==> flow/design.v <==
module multiplier #(parameter width_p="inv")
  ( input      [width_p-1:0] a_i
  , input      [width_p-1:0] b_i
  , output [(2*width_p)-1:0] c_o
  );
  assign c_o = a_i * b_i;
endmodule
module chip_top
  ( input          clk_i
  , input          reset_i
  , input          v_i
  , input  [31:0]  a_i
  , input  [31:0]  b_i
  , output         v_o
  , output [63:0]  c_o
  );
  reg        v_r, v_o_r;
  reg [31:0] a_r, b_r;
  reg [63:0] c_r;
  wire [63:0] c_n;
  multiplier #(.width_p(32)) MULT
    (.a_i(a_r)
    ,.b_i(b_r)
    ,.c_o(c_n)
    );
  always @(posedge clk_i) begin
    if (reset_i) begin
      v_r   <= 1'b0;
      v_o_r <= 1'b0;
    end else begin
      v_r   <= v_i;
      v_o_r <= v_r;
    end
    a_r <= a_i;
    b_r <= b_i;
    c_r <= c_n;
  end
  assign v_o = v_o_r;
  assign c_o = c_r;
endmodule
== Tool chain data of chip_top ==
The steps from the RTL of chip_top to its reports follow in flow order.
Lines are those of the file above, counted from 1.
Operators: Yosys type, input widths -> output width; for muxes data width and select width s.
Library cell names are shortened.
Not given: n/a

* Top module: chip_top
* Clock: clk_i
* Library: sky130hd
* Timing corner: tt_025C_1v80

== After elaboration ==
Yosys after proc, flatten, opt, wreduce and memory -nomap, before mapping. Enables and synchronous resets that opt folds into registers are not counted as muxes. Memory bits, and registers merged into a memory's read port (data or address), are not among the register bits. Print and check cells are not counted. Equal cells are merged and count once.

* Memory bits (read-only): 0
* Elaborated cells: 6
* Flip-flop bits (word level): 130
* Word width x clocked read ports: 0
* Output and inout bits: 65
* Memories: 0
* RAM bits: 0
* Input bits: 67
* Bits in latches: 0

* Shift-type cells: 0
* $lt $le $gt $ge: 0
* Bitwise gates (word level): 0
* $mul: 1
* Equality and inequality tests: 0
* Muxes and demuxes: 0
* $add $sub $neg: 0
* Reduce/logical cells: 0
* Divide/modulo/power cells: 0

{| class="wikitable"
|+ Operators by type and width
! kind !! count
|-
| $mul 32x32->64 || 1
|}

== Depth ==
Depth = most cells in a row (Yosys ltp): at word level without a register or memory, in the mapped netlist without a sequential cell, where the memories' decode and read muxes count.

* Depth in word-level cells: 1
* ABC_AREA: 0
* Gate-level depth with buffers: 29
* Depth with buffers taken out: 27

== Mapped cells and area ==
Yosys stat after the flow's synthesis: flattened, memories mapped to cells. It holds for the ABC_AREA given above (unset counts as 0); a run with the other value may have another netlist.

{| class="wikitable"
|+ Cells by type
! type !! count !! total area (µm²)
|-
| fa_1 || 896 || 1.79E+04
|-
| and2_1 || 599 || 3.75E+03
|-
| ha_1 || 263 || 3.29E+03
|-
| inv_1 || 873 || 3.28E+03
|-
| dfxtp_1 || 130 || 2.6E+03
|-
| nand2_1 || 471 || 1.77E+03
|-
| clkbuf_1 || 218 || 818.285
|-
| xnor2_1 || 41 || 359.094
|-
| a21oi_1 || 67 || 335.322
|-
| a21o_1 || 29 || 217.709
|-
| o21ai_0 || 37 || 185.178
|-
| xor2_1 || 21 || 183.926
|-
| nand4_1 || 22 || 137.632
|-
| nor2_1 || 32 || 120.115
|-
| o21bai_1 || 13 || 97.594
|-
| o21a_1 || 10 || 75.072
|-
| a31oi_1 || 10 || 62.56
|-
| nand3_1 || 12 || 60.058
|}

Not listed: further types 32, cells in them 80.

* Sequential part of the area: 2602.5 µm²
* Chip area (Yosys): 35870.7 µm²
* Buffer cells: 218
* Mapped cells: 3824
* Flip-flops: 130

By module: a second synthesis without flattening, with its own total; a netlist apart from the flattened one above.

* Cell total of the unflattened synthesis: 3862
* Area (unflattened synthesis): 36150.9 µm²

Each row is one instance without its submodules.

{| class="wikitable"
|+ By module
! module !! area (µm²) !! seq. area (µm²) !! instances !! cells
|-
| multiplier #(width_p=32) || 33535.9 || 0.0 || 1 || 3730
|-
| chip_top || 2615.0 || 2602.5 || 1 || 132
|}

== Worst setup path after synthesis ==
Path of least setup slack by OpenSTA after synthesis, without wires, with an ideal clock, recovery checks aside; 20% of the period is set as input and as output delay. Where synthesis merged equal registers, the netlist keeps one of their names.

* Path kind: reg2reg
* Start point: register a_r[29]
* End point: register c_r[62]
* Arrival time: 6960 ps
* Slack: 420 ps
* Time at the first pin: 0 ps
* Driving pins on the path: 25
* Delay of the path: 7079 ps
* Clock period: 7500 ps
* Path buffers: 2
* Data required time: 7381 ps
* Library setup time: 119 ps
* Synthesis period reached: 7080 ps

"delay of the path" is the arrival time less input delay plus setup time.
"driving pins on the path" counts driving pins, that of a launching flip-flop among them; a cell with two outputs on the path counts twice.
"synthesis period reached" = period - worst setup slack (recovery checks aside). The figure is calculated, with input and output delays left at 20% of the set period.
The rows between start and end are the longest chain of elaborated cells between them; the timing report does not say that the signal goes this way. Where chains are equally long, one stands for them.
Each line given opens the expression or statement behind the cell; cells for indexed reads and writes are added by Yosys, which also makes memories of some case tables.

* Cells stage by stage: dfxtp_1 > clkbuf_1 > nand2_1 > fa_1 > inv_1 > fa_1 > inv_1 > fa_1 > fa_1 > inv_1 > fa_1 > fa_1 > fa_1 > fa_1 > ha_1 > clkbuf_1 > nand4_1 > nor4_1 > inv_1 > a211oi_1 > o21ai_0 > o21a_1 > o21ai_0 > o211ai_1 > xnor2_1
* Cells in the longest elaborated chain: 1
* Elaborated cells between the ends (all ways): 1
* RTL lines with such cells: 1
* Classes of those cells: mul (1)

{| class="wikitable"
|+ Ends and longest elaborated chain, after synthesis
! what !! RTL line !! RTL
|-
| start, declared || 18 || <nowiki>reg [31:0] a_r, b_r;</nowiki>
|-
| start, assigned || 34 || <nowiki>a_r <= a_i;</nowiki>
|-
| $mul 32x32->64 || 6 || <nowiki>assign c_o = a_i * b_i;</nowiki>
|-
| end, assigned || 36 || <nowiki>c_r <= c_n;</nowiki>
|-
| end, declared || 19 || <nowiki>reg [63:0] c_r;</nowiki>
|}

== Worst path after layout ==
From the final timing report of record 2: the path of least setup slack in the routed layout; clock arrival at registers is part of the times.
The path's times are printed in steps of 10 ps; the period is the one set.

* Path kind: reg2reg
* Start point: register a_r[15]
* End point: register c_r[62]
* Arrival time: 9080 ps
* Slack: 1420 ps
* Data required time: 10500 ps
* Time at the first pin: 510 ps
* Clock period: 10100 ps
* Path buffers: 2
* Driving pins on the path: 24
* Library setup time: 120 ps

The rows between start and end are the longest chain of elaborated cells between them; the timing report does not say that the signal goes this way. Where chains are equally long, one stands for them.

* Cells stage by stage: dfxtp_1 > clkbuf_1 > and2_1 > fa_1 > fa_1 > fa_1 > inv_1 > fa_1 > inv_1 > fa_1 > fa_1 > fa_1 > fa_1 > ha_1 > clkbuf_1 > nand4_1 > nor4_2 > inv_1 > a211oi_4 > o21ai_1 > o21a_1 > o21ai_1 > o211ai_1 > xnor2_1
* Cells in the longest elaborated chain: 1
* Elaborated cells between the ends (all ways): 1
* RTL lines with such cells: 1
* Classes of those cells: mul (1)

{| class="wikitable"
|+ Ends and longest elaborated chain, post-layout
! what !! RTL line !! RTL
|-
| start, declared || 18 || <nowiki>reg [31:0] a_r, b_r;</nowiki>
|-
| start, assigned || 34 || <nowiki>a_r <= a_i;</nowiki>
|-
| $mul 32x32->64 || 6 || <nowiki>assign c_o = a_i * b_i;</nowiki>
|-
| end, assigned || 36 || <nowiki>c_r <= c_n;</nowiki>
|-
| end, declared || 19 || <nowiki>reg [63:0] c_r;</nowiki>
|}

Record of 6 stored runs of the RTL-to-layout flow on chip_top, platform sky130hd. The runs are unordered. Constraints: input delay and output delay 20% of the set period each, output load 0.01 pF.
"period reached": clock period set for the run, less the worst setup slack. It is reckoned from that one timing run; input and output delays stay at 20% of the period that was set.

=== Record 1 ===
{| class="wikitable"
! Setting !! Value
|-
| CAP_MARGIN || 10
|-
| CELL_PAD_IN_SITES_DETAIL_PLACEMENT || 1
|-
| CORE_MARGIN || 9
|-
| CORE_UTILIZATION || 64
|-
| CTS_CLUSTER_DIAMETER || 233
|-
| CTS_CLUSTER_SIZE || 71
|-
| GPL_TIMING_DRIVEN || 0
|-
| HOLD_SLACK_MARGIN || 0.29
|-
| MIN_ROUTING_LAYER || met2
|-
| TNS_END_PERCENT || 65
|-
| period_ns || 7.5
|-
| SLEW_MARGIN || 20
|}
No results, clock tree synthesis failed with DPL-0033.

=== Record 2 ===
{| class="wikitable"
! Setting !! Value
|-
| ABC_AREA || 0
|-
| CELL_PAD_IN_SITES_DETAIL_PLACEMENT || 0
|-
| CORE_MARGIN || 4
|-
| CORE_UTILIZATION || 71
|-
| CTS_CLUSTER_SIZE || 10
|-
| GPL_ROUTABILITY_DRIVEN || 0
|-
| GPL_TIMING_DRIVEN || 0
|-
| SETUP_SLACK_MARGIN || 1.38
|-
| TNS_END_PERCENT || 100
|-
| period_ns || 10.1
|-
| CAP_MARGIN || 20
|-
| SLEW_MARGIN || 20
|-
! Result !! Value
|-
| Cell area after synthesis || 35870.7 µm²
|-
| Full die area || 54181.9 µm²
|-
| Standard-cell area after layout || 38876.0 µm²
|-
| Worst setup slack after layout || 1420 ps
|-
| Setup TNS || 0 ps
|-
| Worst-case hold slack || 447 ps
|-
| Period reached || 8680 ps
|}

=== Record 3 ===
{| class="wikitable"
! Setting !! Value
|-
| ABC_AREA || 0
|-
| CELL_PAD_IN_SITES_GLOBAL_PLACEMENT || 1
|-
| CORE_MARGIN || 9
|-
| CORE_UTILIZATION || 40
|-
| CTS_CLUSTER_DIAMETER || 391
|-
| CTS_CLUSTER_SIZE || 57
|-
| HOLD_SLACK_MARGIN || 0.14
|-
| MAX_ROUTING_LAYER || met5
|-
| MIN_ROUTING_LAYER || met2
|-
| period_ns || 7.5
|-
| CAP_MARGIN || 20
|-
| SLEW_MARGIN || 20
|-
! Result !! Value
|-
| Cell area after synthesis || 35870.7 µm²
|-
| Full die area || 100781.0 µm²
|-
| Standard-cell area after layout || 43638.1 µm²
|-
| Worst setup slack after layout || 16 ps
|-
| Setup TNS || 0 ps
|-
| Worst-case hold slack || 440 ps
|-
| Period reached || 7484 ps
|}

=== Record 4 ===
{| class="wikitable"
! Setting !! Value
|-
| CORE_UTILIZATION || 31
|-
| CTS_CLUSTER_DIAMETER || 250
|-
| CTS_CLUSTER_SIZE || 60
|-
| GPL_ROUTABILITY_DRIVEN || 0
|-
| GPL_TIMING_DRIVEN || 0
|-
| PLACE_DENSITY_LB_ADDON || 0.21
|-
| SLEW_MARGIN || 25
|-
| period_ns || 10.8
|-
| CAP_MARGIN || 20
|-
| CORE_MARGIN || 2
|-
! Result !! Value
|-
| Cell area after synthesis || 35870.7 µm²
|-
| Full die area || 118450.0 µm²
|-
| Standard-cell area after layout || 39690.6 µm²
|-
| Worst setup slack after layout || 190 ps
|-
| Setup TNS || 0 ps
|-
| Worst-case hold slack || 444 ps
|-
| Period reached || 10610 ps
|}

=== Record 5 ===
{| class="wikitable"
! Setting !! Value
|-
| CELL_PAD_IN_SITES_DETAIL_PLACEMENT || 1
|-
| CORE_MARGIN || 6
|-
| CTS_CLUSTER_SIZE || 14
|-
| GPL_TIMING_DRIVEN || 0
|-
| HOLD_SLACK_MARGIN || 0.29
|-
| PLACE_DENSITY_LB_ADDON || 0.07
|-
| TNS_END_PERCENT || 55
|-
| period_ns || 7.5
|-
| CAP_MARGIN || 20
|-
| CORE_UTILIZATION || 40
|-
| SLEW_MARGIN || 20
|-
! Result !! Value
|-
| Cell area after synthesis || 35870.7 µm²
|-
| Full die area || 97007.3 µm²
|-
| Standard-cell area after layout || 42684.7 µm²
|-
| Worst setup slack after layout || -186 ps
|-
| Setup TNS || -989 ps
|-
| Worst-case hold slack || 452 ps
|-
| Period reached || 7686 ps
|}

=== Record 6 ===
{| class="wikitable"
! Setting !! Value
|-
| ABC_AREA || 0
|-
| CAP_MARGIN || 25
|-
| CELL_PAD_IN_SITES_GLOBAL_PLACEMENT || 1
|-
| CORE_ASPECT_RATIO || 1.63
|-
| CORE_MARGIN || 3
|-
| CORE_UTILIZATION || 71
|-
| CTS_CLUSTER_DIAMETER || 152
|-
| GPL_ROUTABILITY_DRIVEN || 0
|-
| MAX_ROUTING_LAYER || met5
|-
| PLACE_DENSITY_LB_ADDON || 0.24
|-
| SETUP_SLACK_MARGIN || 0.68
|-
| period_ns || 7.16
|-
| SLEW_MARGIN || 20
|-
! Result !! Value
|-
| Cell area after synthesis || 35870.7 µm²
|-
| Full die area || 53336.7 µm²
|-
| Standard-cell area after layout || 43033.8 µm²
|-
| Worst setup slack after layout || -564 ps
|-
| Setup TNS || -12337 ps
|-
| Worst-case hold slack || 448 ps
|-
| Period reached || 7724 ps
|}
